==> flow/design.v <==
module DCT_Component (
    input clk,
    input reset,
    input [3:0] address,
    input signed [31:0] writedata,
    input write,
    input read,
    input chipselect,
    output reg signed [31:0] readdata
);
    parameter signed [31:0] c1 = 1420;
    parameter signed [31:0] c2 = 1338;
    parameter signed [31:0] c3 = 1204;
    parameter signed [31:0] c5 = 805;
    parameter signed [31:0] c6 = 554;
    parameter signed [31:0] c7 = 283;
    parameter s1 = 3;
    parameter s2 = 10;
    parameter s3 = 13; 
    reg signed [31:0] data1, data2, data3, data4, data5, data6, data7, data8;
    wire signed [31:0] result1, result2, result3, result4, result5, result6, result7, result8;
    wire signed [31:0] result1_, result2_, result3_, result4_, result5_, result6_, result7_, result8_;
    wire signed [31:0] x0, x1, x2, x3, x4, x5, x6, x7, x8;
    wire signed [31:0] x5_out, x8_out, x7_out;
    DCT_Stage1 stage1(
        .data1(data1), .data2(data2), .data3(data3), .data4(data4),
        .data5(data5), .data6(data6), .data7(data7), .data8(data8),
        .x0(x0), .x1(x1), .x2(x2), .x3(x3), .x5(x5), .x6(x6), .x7(x7), .x8(x8)
    );
    DCT_Stage2 stage2(
        .x8(x8), .x5(x5), .x7(x7), .x6(x6),
        .x4(x4), .x5_out(x5_out), .x8_out(x8_out), .x7_out(x7_out)
    );
    DCT_Stage3 stage3(
        .x4(x4), .x5_out(x5_out),
        .result1(result1), .result5(result5)
    );
    DCT_Stage3Col stage3col(
        .x4(x4), .x5_out(x5_out),
        .result1_(result1_), .result5_(result5_)
    );
    DCT_Stage4 stage4(
        .x0(x0), .x1(x1), .x2(x2), .x3(x3), .x8_out(x8_out), .x7_out(x7_out),
        .result3(result3), .result7(result7), .result8(result8), .result6(result6), .result4(result4), .result2(result2)
    );
    DCT_Stage4Col stage4col(
        .x0(x0), .x1(x1), .x2(x2), .x3(x3), .x8_out(x8_out), .x7_out(x7_out),
        .result3_(result3_), .result7_(result7_), .result8_(result8_), .result6_(result6_), .result4_(result4_), .result2_(result2_)
    );
    always @(posedge clk or posedge reset) begin
        if (reset) begin
            data1 <= 0;
            data2 <= 0;
            data3 <= 0;
            data4 <= 0;
            data5 <= 0;
            data6 <= 0;
            data7 <= 0;
            data8 <= 0;
            readdata <= 0;
        end else begin
            if (write && chipselect) begin
                case (address)
                    4'b0000: data1 <= writedata;
                    4'b0001: data2 <= writedata;
                    4'b0010: data3 <= writedata;
                    4'b0011: data4 <= writedata;
                    4'b0100: data5 <= writedata;
                    4'b0101: data6 <= writedata;
                    4'b0110: data7 <= writedata;
                    4'b0111: data8 <= writedata;
                endcase
            end
            if (read && chipselect) begin
                case (address)
                    4'b0000: readdata <= result1;
                    4'b0001: readdata <= result2;
                    4'b0010: readdata <= result3;
                    4'b0011: readdata <= result4;
                    4'b0100: readdata <= result5;
                    4'b0101: readdata <= result6;
                    4'b0110: readdata <= result7;
                    4'b0111: readdata <= result8;
                    4'b1000: readdata <= result1_;
                    4'b1001: readdata <= result2_;
                    4'b1010: readdata <= result3_;
                    4'b1011: readdata <= result4_;
                    4'b1100: readdata <= result5_;
                    4'b1101: readdata <= result6_;
                    4'b1110: readdata <= result7_;
                    4'b1111: readdata <= result8_;
                endcase
            end
        end
    end
defparam stage4.c1 = c1;
defparam stage4.c2 = c2;
defparam stage4.c3 = c3;
defparam stage4.c5 = c5;
defparam stage4.c6 = c6;
defparam stage4.c7 = c7;
defparam stage4.s1 = s1;
defparam stage4.s2 = s2;
defparam stage4.s3 = s3;
defparam stage4col.c1 = c1;
defparam stage4col.c2 = c2;
defparam stage4col.c3 = c3;
defparam stage4col.c5 = c5;
defparam stage4col.c6 = c6;
defparam stage4col.c7 = c7;
defparam stage4col.s1 = s1;
defparam stage4col.s2 = s2;
defparam stage4col.s3 = s3;
defparam stage3col.s1 = s1;
defparam stage3col.s2 = s2;
defparam stage3col.s3 = s3;
endmodule
module DCT_Stage1(
    input signed [31:0] data1, data2, data3, data4, data5, data6, data7, data8,
    output reg signed [31:0] x0, x1, x2, x3, x5, x6, x7, x8
);
    always @(*) begin
        x8 = data1 + data8;
        x0 = data1 - data8;
        x7 = data2 + data7;
        x1 = data2 - data7;
        x6 = data3 + data6;
        x2 = data3 - data6;
        x5 = data4 + data5;
        x3 = data4 - data5;
    end
endmodule
module DCT_Stage2(
    input signed [31:0] x8, x5, x7, x6,
    output reg signed [31:0] x4, x5_out, x8_out, x7_out
);
    always @(*) begin
        x4 = x8 + x5;
        x8_out = x8 - x5;
        x5_out = x7 + x6;
        x7_out = x7 - x6;
    end
endmodule
module DCT_Stage3(
    input signed [31:0] x4, x5_out,
    output reg signed [31:0] result1, result5
);
    always @(*) begin
        result1 = x4 + x5_out;
        result5 = x4 - x5_out;
    end
endmodule
module DCT_Stage3Col(
    input signed [31:0] x4, x5_out,
    output reg signed [31:0] result1_, result5_
);
    parameter s1 = 3;
    parameter s2 = 10;
    parameter s3 = 13; 
    always @(*) begin
        result1_ = (x4 + x5_out) >>> s1;
        result5_ = (x4 - x5_out) >>> s1;
    end
endmodule
module DCT_Stage4(
    input signed [31:0] x0, x1, x2, x3, x8_out, x7_out,
    output reg signed [31:0] result3, result7, result8, result6, result4, result2
);
    parameter signed [31:0] c1 = 1420;
    parameter signed [31:0] c2 = 1338;
    parameter signed [31:0] c3 = 1204;
    parameter signed [31:0] c5 = 805;
    parameter signed [31:0] c6 = 554;
    parameter signed [31:0] c7 = 283;
    parameter s1 = 3;
    parameter s2 = 10;
    parameter s3 = 13; 
    always @(*) begin
        result3 = (x8_out * c2 + x7_out * c6) >>> s2;
        result7 = (x8_out * c6 - x7_out * c2) >>> s2;
        result8 = (x0 * c7 - x1 * c5 + x2 * c3 - x3 * c1) >>> s2;
        result6 = (x0 * c5 - x1 * c1 + x2 * c7 + x3 * c3) >>> s2;
        result4 = (x0 * c3 - x1 * c7 - x2 * c1 - x3 * c5) >>> s2;
        result2 = (x0 * c1 + x1 * c3 + x2 * c5 + x3 * c7) >>> s2;
    end
endmodule
module DCT_Stage4Col(
    input signed [31:0] x0, x1, x2, x3, x8_out, x7_out,
    output reg signed [31:0] result3_, result7_, result8_, result6_, result4_, result2_
);
    parameter signed [31:0] c1 = 1420;
    parameter signed [31:0] c2 = 1338;
    parameter signed [31:0] c3 = 1204;
    parameter signed [31:0] c5 = 805;
    parameter signed [31:0] c6 = 554;
    parameter signed [31:0] c7 = 283;
    parameter s1 = 3;
    parameter s2 = 10;
    parameter s3 = 13; 
    always @(*) begin
        result3_ = (x8_out * c2 + x7_out * c6) >>> s3;
        result7_ = (x8_out * c6 - x7_out * c2) >>> s3;
        result8_ = (x0 * c7 - x1 * c5 + x2 * c3 - x3 * c1) >>> s3;
        result6_ = (x0 * c5 - x1 * c1 + x2 * c7 + x3 * c3) >>> s3;
        result4_ = (x0 * c3 - x1 * c7 - x2 * c1 - x3 * c5) >>> s3;
        result2_ = (x0 * c1 + x1 * c3 + x2 * c5 + x3 * c7) >>> s3;
    end
endmodule
module DCT_Custom_Instruction(clk,
                              reset,
                              dataa,
                              n,
                              clk_en,
                              start,
							                done,
                              result);
parameter c1 = 1420;
parameter c2 = 1338;
parameter c3 = 1204;
parameter c5 = 805;
parameter c6 = 554;
parameter c7 = 283;
parameter s1 = 3;
parameter s2 = 10;
parameter s3 = 13;   
  input clk;
  input reset;
  input signed [31:0] dataa;  
  input [4:0] n;
  input clk_en;
  input start;
  output done;
  output signed [31:0] result;
  wire [3:0] address;
  wire write;
  wire read;
  reg done_delay;
  assign write = (n<8);
  assign read = (n>7);
 assign address = (n == 1) ? 4'b0001 :
                   (n == 2) ? 4'b0010 :
                   (n == 3) ? 4'b0011 :
                   (n == 4) ? 4'b0100 :
                   (n == 5) ? 4'b0101 :
                   (n == 6) ? 4'b0110 :
                   (n == 7) ? 4'b0111 :
                   (n == 8) ? 4'b0000 :
                   (n == 9) ? 4'b0001 :
                   (n == 10) ? 4'b0010 :
                   (n == 11) ? 4'b0011 :
                   (n == 12) ? 4'b0100 :
                   (n == 13) ? 4'b0101 :
                   (n == 14) ? 4'b0110 :
                   (n == 15) ? 4'b0111 :
                   (n == 16) ? 4'b1000 :
                   (n == 17) ? 4'b1001 :
                   (n == 18) ? 4'b1010 :
                   (n == 19) ? 4'b1011 :
                   (n == 20) ? 4'b1100 :
                   (n == 21) ? 4'b1101 :
                   (n == 22) ? 4'b1110 :
                   (n == 23) ? 4'b1111 : 4'b0000;
  assign done = (n>7)? done_delay : start;
  always @ (posedge clk or posedge reset)
  begin
  if (reset)
		done_delay <= 0;
  else
		done_delay <= start & read;
  end
  DCT_Component wrapper_wiring(.clk(clk),
                               .reset(reset),
                               .address(address),
                               .writedata(dataa),
                               .write(write & start),
                               .read(read),
                               .chipselect(clk_en),
                               .readdata(result));
defparam wrapper_wiring.c1 = c1;
defparam wrapper_wiring.c2 = c2;
defparam wrapper_wiring.c3 = c3;
defparam wrapper_wiring.c5 = c5;
defparam wrapper_wiring.c6 = c6;
defparam wrapper_wiring.c7 = c7;
defparam wrapper_wiring.s1 = s1;
defparam wrapper_wiring.s2 = s2;
defparam wrapper_wiring.s3 = s3;
endmodule
# == Step by step through the tools: DCT_Custom_Instruction ==
# Each step is given for the RTL above and for the edited RTL.
# Lines under "before" count in the file above, lines under "after" in the edited file.
# "change": "after" minus "before" as printed here. "rel_change_pct": 100 x difference / "before".
# A cell with n/a has no value.
# design
top,DCT_Custom_Instruction
clock_port,clk
library,sky130hd
pvt_corner,tt_025C_1v80

# == Diff ==
# The edit as a unified diff against the file above.
# The edited RTL no longer does the same as the RTL above: the edit was made by script, with no optimisation intended.
# begin of diff
@@ -128,5 +128,5 @@
         x2 = data3 - data6;
         x5 = data4 + data5;
-        x3 = data4 - data5;
+        x3 = data4 ^ data5;
     end
 endmodule
# end of diff

# == Elaborated design ==
# Source: Yosys, flattened and elaborated, memories not mapped. Widths are those after wreduce. Registers that Yosys merges into a memory's read port (data or address) are not register bits. Print and check cells do not count. Equal cells are merged and count once.
# op_classes
element,before,after,change,rel_change_pct
addsub,28,27,-1,-3.57
muxes,25,25,0,0.00
eq_ne,38,38,0,0.00
reduce_logical,11,11,0,0.00
n_logic,2,3,1,50.00
mul,20,20,0,0.00
n_cmp,2,2,0,0.00
# ops
operator,before,after,change,rel_change_pct
subtractor 32 bit,14,13,-1,-7.14
bitwise XOR 32 bit,0,1,1,n/a
two-way mux 4 bit,23,23,0,0.00
adder 32 bit,14,14,0,0.00
equality test 4 bit with constant B,8,8,0,0.00
equality test 5 x 4 -> 1 bit with constant B,8,8,0,0.00
equality test 5 bit with constant B,8,8,0,0.00
multiplier 32 x 10 -> 30 bit with constant B,8,8,0,0.00
AND reduction 2 bit,8,8,0,0.00
equality test 4 x 3 -> 1 bit with constant B,4,4,0,0.00
equality test 5 x 3 -> 1 bit with constant B,4,4,0,0.00
multiplier 32 x 10 -> 32 bit with constant B,4,4,0,0.00
multiplier 32 x 11 -> 32 bit with constant B,4,4,0,0.00
bitwise AND 1 bit,2,2,0,0.00
equality test 4 x 2 -> 1 bit with constant B,2,2,0,0.00
equality test 5 x 2 -> 1 bit with constant B,2,2,0,0.00
logical AND 1 bit,2,2,0,0.00
multiplier 32 x 10 -> 31 bit with constant B,2,2,0,0.00
multiplier 32 x 11 -> 31 bit with constant B,2,2,0,0.00
equality test 4 x 1 -> 1 bit with constant B,1,1,0,0.00
equality test 5 x 1 -> 1 bit with constant B,1,1,0,0.00
greater-than comparator 5 x 3 -> 1 bit with constant B,1,1,0,0.00
zero test 4 bit,1,1,0,0.00
< comparator 5 x 4 -> 1 bit with constant B,1,1,0,0.00
two-way mux 1 bit,1,1,0,0.00
parallel mux 32 bit (select 16 bit),1,1,0,0.00
# word_totals
element,before,after,change,rel_change_pct
reg_bits,289,289,0,0.00
wordCells,136,136,0,0.00
input_bits,41,41,0,0.00
output_inout_bits,33,33,0,0.00

# == Depth ==
# Depth = most cells in a row (Yosys ltp): at word level without a register or memory, in the mapped netlist without a sequential cell, where the memories' decode and read muxes count.
# logic_depth
element,before,after,change,rel_change_pct
word_depth,26,26,0,0.00
ABC_AREA,0,0,n/a,n/a
depth_mapped,59,59,0,0.00

# == Synthesis result ==
# Yosys stat after the flow's synthesis: flattened, memories mapped to cells. It holds for the ABC_AREA given above (unset counts as 0); a run with the other value may have another netlist.
# mapped
element,before,after,change,rel_change_pct
ffs,289,289,0,0.00
mapped_area_um2,117649.1,115777.3,-1871.8,-1.59
cells,12636,12326,-310,-2.45
buffers,190,168,-22,-11.58
# by_type
type,before,after,change,rel_change_pct
sky130_fd_sc_hd__nor2_1,666,611,-55,-8.26
sky130_fd_sc_hd__nand3_1,135,82,-53,-39.26
sky130_fd_sc_hd__ha_1,2205,2174,-31,-1.41
sky130_fd_sc_hd__nor3_1,163,133,-30,-18.40
sky130_fd_sc_hd__o21a_1,86,116,30,34.88
sky130_fd_sc_hd__inv_1,3094,3069,-25,-0.81
sky130_fd_sc_hd__nor2b_1,115,90,-25,-21.74
sky130_fd_sc_hd__o21bai_1,142,119,-23,-16.20
sky130_fd_sc_hd__o211ai_1,47,26,-21,-44.68
sky130_fd_sc_hd__xnor2_1,703,683,-20,-2.84
sky130_fd_sc_hd__clkbuf_1,150,133,-17,-11.33
sky130_fd_sc_hd__a21o_1,157,170,13,8.28
sky130_fd_sc_hd__a31oi_1,59,46,-13,-22.03
sky130_fd_sc_hd__o22ai_1,29,42,13,44.83
sky130_fd_sc_hd__o41ai_1,27,14,-13,-48.15
sky130_fd_sc_hd__o31a_1,28,17,-11,-39.29
sky130_fd_sc_hd__and3_1,54,46,-8,-14.81
sky130_fd_sc_hd__and2_1,30,22,-8,-26.67
# The list need not be complete.
# By module: a second synthesis without flattening, with its own total; a netlist apart from the flattened one above.
# hier_totals
element,before,after,change,rel_change_pct
hier_cells,22252,21989,-263,-1.18
hier_area_um2,210379.3,208785.2,-1594.1,-0.76
# Rows give one instance, submodules left out.
# modules_before
mod,n_inst,mod_area_um2,seq_area_um2,n_cells
DCT_Stage4,1,84098.2,0.0,8426
DCT_Stage4Col,1,84061.9,0.0,8446
DCT_Component,1,14310.0,7206.9,1185
DCT_Stage1,1,13554.2,0.0,2045
DCT_Stage2,1,6907.9,0.0,1046
DCT_Stage3,1,3907.5,0.0,576
DCT_Stage3Col,1,3438.3,0.0,516
DCT_Custom_Instruction,1,101.3,25.0,12
# modules_after
mod,n_inst,mod_area_um2,seq_area_um2,n_cells
DCT_Stage4Col,1,84374.7,0.0,8514
DCT_Stage4,1,84036.8,0.0,8446
DCT_Component,1,14310.0,7206.9,1185
DCT_Stage1,1,11708.7,0.0,1694
DCT_Stage2,1,6907.9,0.0,1046
DCT_Stage3,1,3907.5,0.0,576
DCT_Stage3Col,1,3438.3,0.0,516
DCT_Custom_Instruction,1,101.3,25.0,12

# == Timing after synthesis ==
# OpenSTA on the mapped netlist: ideal clock, no wires. The path of least setup slack (recovery checks aside). Input and output delay are each 20% of the period. Register names are those of the netlist, which keeps one name where synthesis merged equal registers.
# synth_path
element,before,after,change,rel_change_pct
path_type,flip-flop to flip-flop,flip-flop to flip-flop,n/a,n/a
from,register wrapper_wiring.data6[1],register wrapper_wiring.data6[2],n/a,n/a
to,register wrapper_wiring.readdata[29],register wrapper_wiring.readdata[22],n/a,n/a
slack_ns,2.793,3.037,0.244,n/a
stages,55,54,-1,-1.82
setup_ns,0.124,0.131,0.007,n/a
delay_ns,13.206,12.963,-0.243,-1.84
arrival_time_ns,13.082,12.832,-0.250,-1.91
n_path_buf,0,1,1,n/a
tclk_ns,16.0,16.0,0.0,0.00
period_less_setup_slack_ns,13.207,12.963,-0.244,-1.85
# "delay_ns" = arrival - input delay + setup time.
# "stages" counts driving pins, that of a launching flip-flop among them; a cell with two outputs on the path counts twice.
# "period_less_setup_slack_ns" is the clock period less the worst setup slack; recovery checks do not enter. This is arithmetic on one report: input and output delays are still those of the set period (20% each).
# Between the ends stands the longest chain of elaborated cells between them, by number of cells; it is not shown to be the way that was timed. Of several equally long chains one is given.
# A line is the first line of the expression or statement that the cell stems from. Yosys adds cells for indexed reads and writes and turns some case tables into memories.
# A register here has more assigning lines than the two given.
# synth_between_before
cell_sequence,sky130_fd_sc_hd__dfrtp_1 > sky130_fd_sc_hd__inv_1 > sky130_fd_sc_hd__ha_1 > sky130_fd_sc_hd__nor2b_1 > sky130_fd_sc_hd__o31a_1 > sky130_fd_sc_hd__o311a_1 > sky130_fd_sc_hd__nor2_1 > sky130_fd_sc_hd__o21bai_1 > sky130_fd_sc_hd__a21oi_1 > sky130_fd_sc_hd__xnor2_1 > sky130_fd_sc_hd__ha_1 > sky130_fd_sc_hd__ha_1 > sky130_fd_sc_hd__inv_1 > sky130_fd_sc_hd__fa_1 > sky130_fd_sc_hd__inv_1 > sky130_fd_sc_hd__fa_1 > sky130_fd_sc_hd__inv_1 > sky130_fd_sc_hd__fa_1 > [... 19 more ...] > sky130_fd_sc_hd__inv_1 > sky130_fd_sc_hd__fa_1 > sky130_fd_sc_hd__fa_1 > sky130_fd_sc_hd__xnor2_1 > sky130_fd_sc_hd__xnor2_1 > sky130_fd_sc_hd__xnor2_1 > sky130_fd_sc_hd__xnor2_1 > sky130_fd_sc_hd__xnor2_1 > sky130_fd_sc_hd__xnor3_1 > sky130_fd_sc_hd__xnor3_1 > sky130_fd_sc_hd__xnor3_1 > sky130_fd_sc_hd__xnor2_1 > sky130_fd_sc_hd__xor2_1 > sky130_fd_sc_hd__a221o_1 > sky130_fd_sc_hd__a211o_1 > sky130_fd_sc_hd__nor4_4 > sky130_fd_sc_hd__o211a_1 > sky130_fd_sc_hd__a21oi_1
elab_chain_cells,5
cells_between,23
classes_between,add/sub: 16; mul: 6; mux: 1
# synth_lines_before
element,line_no,rtl
"start, declared",20,"reg signed [31:0] data1, data2, data3, data4, data5, data6, data7, data8;"
"start, assigned",57,data6 <= 0;
"start, assigned",69,4'b0101: data6 <= writedata;
subtractor 32 bit,128,x2 = data3 - data6;
multiplier 32 x 10 -> 30 bit,181,result8 = (x0 * c7 - x1 * c5 + x2 * c3 - x3 * c1) >>> s2;
adder 32 bit,181,
subtractor 32 bit,181,
parallel mux 32 bit (select 16 bit),75,case (address)
"end, assigned",76,4'b0000: readdata <= result1;
"end, assigned",77,4'b0001: readdata <= result2;
"end, declared",9,output reg signed [31:0] readdata
# synth_between_after
cell_sequence,sky130_fd_sc_hd__dfrtp_1 > sky130_fd_sc_hd__inv_1 > sky130_fd_sc_hd__ha_1 > sky130_fd_sc_hd__clkbuf_1 > sky130_fd_sc_hd__o21a_1 > sky130_fd_sc_hd__o31a_1 > sky130_fd_sc_hd__o21a_1 > sky130_fd_sc_hd__nor2_1 > sky130_fd_sc_hd__o21ai_0 > sky130_fd_sc_hd__xor2_1 > sky130_fd_sc_hd__ha_1 > sky130_fd_sc_hd__ha_1 > sky130_fd_sc_hd__inv_1 > sky130_fd_sc_hd__fa_1 > sky130_fd_sc_hd__inv_1 > sky130_fd_sc_hd__fa_1 > sky130_fd_sc_hd__inv_1 > sky130_fd_sc_hd__fa_1 > [... 18 more ...] > sky130_fd_sc_hd__fa_1 > sky130_fd_sc_hd__inv_1 > sky130_fd_sc_hd__fa_1 > sky130_fd_sc_hd__xnor2_1 > sky130_fd_sc_hd__xnor2_1 > sky130_fd_sc_hd__xnor2_1 > sky130_fd_sc_hd__xnor2_1 > sky130_fd_sc_hd__xnor2_1 > sky130_fd_sc_hd__xnor2_1 > sky130_fd_sc_hd__xnor2_1 > sky130_fd_sc_hd__xnor2_1 > sky130_fd_sc_hd__xnor2_1 > sky130_fd_sc_hd__xnor3_1 > sky130_fd_sc_hd__xnor3_1 > sky130_fd_sc_hd__o221a_2 > sky130_fd_sc_hd__o2111ai_4 > sky130_fd_sc_hd__o32ai_2 > sky130_fd_sc_hd__o21ai_1
elab_chain_cells,5
cells_between,23
classes_between,add/sub: 16; mul: 6; mux: 1
# synth_lines_after
element,line_no,rtl
"start, declared",20,"reg signed [31:0] data1, data2, data3, data4, data5, data6, data7, data8;"
"start, assigned",57,data6 <= 0;
"start, assigned",69,4'b0101: data6 <= writedata;
subtractor 32 bit,128,x2 = data3 - data6;
multiplier 32 x 10 -> 30 bit,181,result8 = (x0 * c7 - x1 * c5 + x2 * c3 - x3 * c1) >>> s2;
adder 32 bit,181,
subtractor 32 bit,181,
parallel mux 32 bit (select 16 bit),75,case (address)
"end, assigned",76,4'b0000: readdata <= result1;
"end, assigned",77,4'b0001: readdata <= result2;
"end, declared",9,output reg signed [31:0] readdata

# == Path in the finished layout ==
# Path of least setup slack in the final report of each run of pair A (OpenROAD, finished layout, wires in). Where an end is a register, its clock arrival counts in the times.
# layout_path
element,before,after,change,rel_change_pct
path_type,flip-flop to flip-flop,flip-flop to flip-flop,n/a,n/a
from,register wrapper_wiring.data6[2],register wrapper_wiring.data6[2],n/a,n/a
to,register wrapper_wiring.readdata[28],register wrapper_wiring.readdata[31],n/a,n/a
n_path_buf,2,0,-2,-100.00
tclk_ns,15.7,15.7,0.0,0.00
stages,53,54,1,1.89
setup_ns,0.11,0.13,0.02,n/a
slack_ns,0.69,0.63,-0.06,n/a
arrival_time_ns,15.49,15.57,0.08,0.52
# Between the ends stands the longest chain of elaborated cells between them, by number of cells; it is not shown to be the way that was timed. Of several equally long chains one is given.
# A register here has more assigning lines than the two given.
# layout_between_before
cell_sequence,sky130_fd_sc_hd__dfrtp_1 > sky130_fd_sc_hd__inv_1 > sky130_fd_sc_hd__ha_1 > sky130_fd_sc_hd__nor2b_1 > sky130_fd_sc_hd__o31a_1 > sky130_fd_sc_hd__o31a_1 > sky130_fd_sc_hd__a21oi_1 > sky130_fd_sc_hd__nor2b_1 > sky130_fd_sc_hd__o21ai_0 > sky130_fd_sc_hd__a221o_1 > sky130_fd_sc_hd__inv_1 > sky130_fd_sc_hd__buf_4 > sky130_fd_sc_hd__ha_1 > sky130_fd_sc_hd__ha_1 > sky130_fd_sc_hd__inv_1 > sky130_fd_sc_hd__fa_1 > sky130_fd_sc_hd__inv_1 > sky130_fd_sc_hd__fa_1 > [... 17 more ...] > sky130_fd_sc_hd__fa_1 > sky130_fd_sc_hd__fa_1 > sky130_fd_sc_hd__xnor2_1 > sky130_fd_sc_hd__xnor2_1 > sky130_fd_sc_hd__xnor2_1 > sky130_fd_sc_hd__xnor2_1 > sky130_fd_sc_hd__xnor2_2 > sky130_fd_sc_hd__xnor3_1 > sky130_fd_sc_hd__xnor3_1 > sky130_fd_sc_hd__xnor3_1 > sky130_fd_sc_hd__xnor2_2 > sky130_fd_sc_hd__xor2_1 > sky130_fd_sc_hd__a221o_1 > sky130_fd_sc_hd__a211o_1 > sky130_fd_sc_hd__nor4_4 > sky130_fd_sc_hd__buf_4 > sky130_fd_sc_hd__o211a_1 > sky130_fd_sc_hd__a21oi_1
elab_chain_cells,5
cells_between,23
classes_between,add/sub: 16; mul: 6; mux: 1
# layout_lines_before
element,line_no,rtl
"start, declared",20,"reg signed [31:0] data1, data2, data3, data4, data5, data6, data7, data8;"
"start, assigned",57,data6 <= 0;
"start, assigned",69,4'b0101: data6 <= writedata;
subtractor 32 bit,128,x2 = data3 - data6;
multiplier 32 x 10 -> 30 bit,181,result8 = (x0 * c7 - x1 * c5 + x2 * c3 - x3 * c1) >>> s2;
adder 32 bit,181,
subtractor 32 bit,181,
parallel mux 32 bit (select 16 bit),75,case (address)
"end, assigned",76,4'b0000: readdata <= result1;
"end, assigned",77,4'b0001: readdata <= result2;
"end, declared",9,output reg signed [31:0] readdata
# layout_between_after
cell_sequence,sky130_fd_sc_hd__dfrtp_1 > sky130_fd_sc_hd__inv_1 > sky130_fd_sc_hd__ha_1 > sky130_fd_sc_hd__nor2b_1 > sky130_fd_sc_hd__o31a_1 > sky130_fd_sc_hd__o211ai_1 > sky130_fd_sc_hd__nand3_1 > sky130_fd_sc_hd__xnor2_1 > sky130_fd_sc_hd__inv_1 > sky130_fd_sc_hd__ha_1 > sky130_fd_sc_hd__ha_1 > sky130_fd_sc_hd__inv_1 > sky130_fd_sc_hd__fa_1 > sky130_fd_sc_hd__inv_1 > sky130_fd_sc_hd__fa_1 > sky130_fd_sc_hd__inv_1 > sky130_fd_sc_hd__fa_1 > sky130_fd_sc_hd__inv_1 > [... 18 more ...] > sky130_fd_sc_hd__fa_1 > sky130_fd_sc_hd__inv_1 > sky130_fd_sc_hd__fa_1 > sky130_fd_sc_hd__xnor2_1 > sky130_fd_sc_hd__xnor2_1 > sky130_fd_sc_hd__xnor2_1 > sky130_fd_sc_hd__xnor2_1 > sky130_fd_sc_hd__xnor2_1 > sky130_fd_sc_hd__xnor2_1 > sky130_fd_sc_hd__xnor2_1 > sky130_fd_sc_hd__xnor2_1 > sky130_fd_sc_hd__xnor2_1 > sky130_fd_sc_hd__xnor3_1 > sky130_fd_sc_hd__xnor3_1 > sky130_fd_sc_hd__o221a_2 > sky130_fd_sc_hd__o2111ai_4 > sky130_fd_sc_hd__a211oi_4 > sky130_fd_sc_hd__a21oi_1
elab_chain_cells,5
cells_between,23
classes_between,add/sub: 16; mul: 6; mux: 1
# layout_lines_after
element,line_no,rtl
"start, declared",20,"reg signed [31:0] data1, data2, data3, data4, data5, data6, data7, data8;"
"start, assigned",57,data6 <= 0;
"start, assigned",69,4'b0101: data6 <= writedata;
subtractor 32 bit,128,x2 = data3 - data6;
multiplier 32 x 10 -> 30 bit,181,result8 = (x0 * c7 - x1 * c5 + x2 * c3 - x3 * c1) >>> s2;
adder 32 bit,181,
subtractor 32 bit,181,
parallel mux 32 bit (select 16 bit),75,case (address)
"end, assigned",76,4'b0000: readdata <= result1;
"end, assigned",77,4'b0001: readdata <= result2;
"end, declared",9,output reg signed [31:0] readdata

# == Flow runs ==
# Both versions went through the flow (Yosys, OpenROAD) with the same settings in each pair. Constraints: input delay and output delay 20% of the set period each, output load 0.01 pF.
# flow_settings_pair_A
CORE_UTILIZATION,40
period_ns,15.7
CAP_MARGIN,20
CORE_MARGIN,2
SLEW_MARGIN,20
# measured_pair_A
element,before,after,change,rel_change_pct
ws_hold_ns,0.486,0.508,0.022,n/a
die_um2,298476.0,293764.0,-4712.0,-1.58
timing.setup.tns_ns,0.000,0.000,0.000,n/a
synth_area_um2,117649.1,115777.3,-1871.8,-1.59
achievedPeriod_ns,15.014,15.069,0.055,0.37
worst_setup_slack_ns,0.686,0.631,-0.055,n/a
post_route_util_frac,0.432,0.43,-0.002,n/a
finalCellArea_um2,126665.0,123809.0,-2856.0,-2.25
# flow_settings_pair_B
CORE_UTILIZATION,41
GPL_ROUTABILITY_DRIVEN,1
MAX_ROUTING_LAYER,met5
MIN_ROUTING_LAYER,met1
PLACE_DENSITY,0.81
SLEW_MARGIN,5
TNS_END_PERCENT,95
period_ns,9.96
CAP_MARGIN,20
CORE_MARGIN,2
# measured_pair_B
element,before,after,change,rel_change_pct
ws_hold_ns,0.485,0.505,0.020,n/a
die_um2,291249.0,286648.0,-4601.0,-1.58
timing.setup.tns_ns,-86.024,-73.251,12.773,n/a
synth_area_um2,117649.1,115777.3,-1871.8,-1.59
achievedPeriod_ns,13.551,13.037,-0.514,-3.79
worst_setup_slack_ns,-3.591,-3.077,0.514,n/a
post_route_util_frac,0.541,0.534,-0.007,n/a
finalCellArea_um2,154167.0,150404.0,-3763.0,-2.44
# "achievedPeriod_ns": clock period set for the run, less the worst setup slack. It is reckoned from that one timing run; input and output delays stay at 20% of the period that was set.
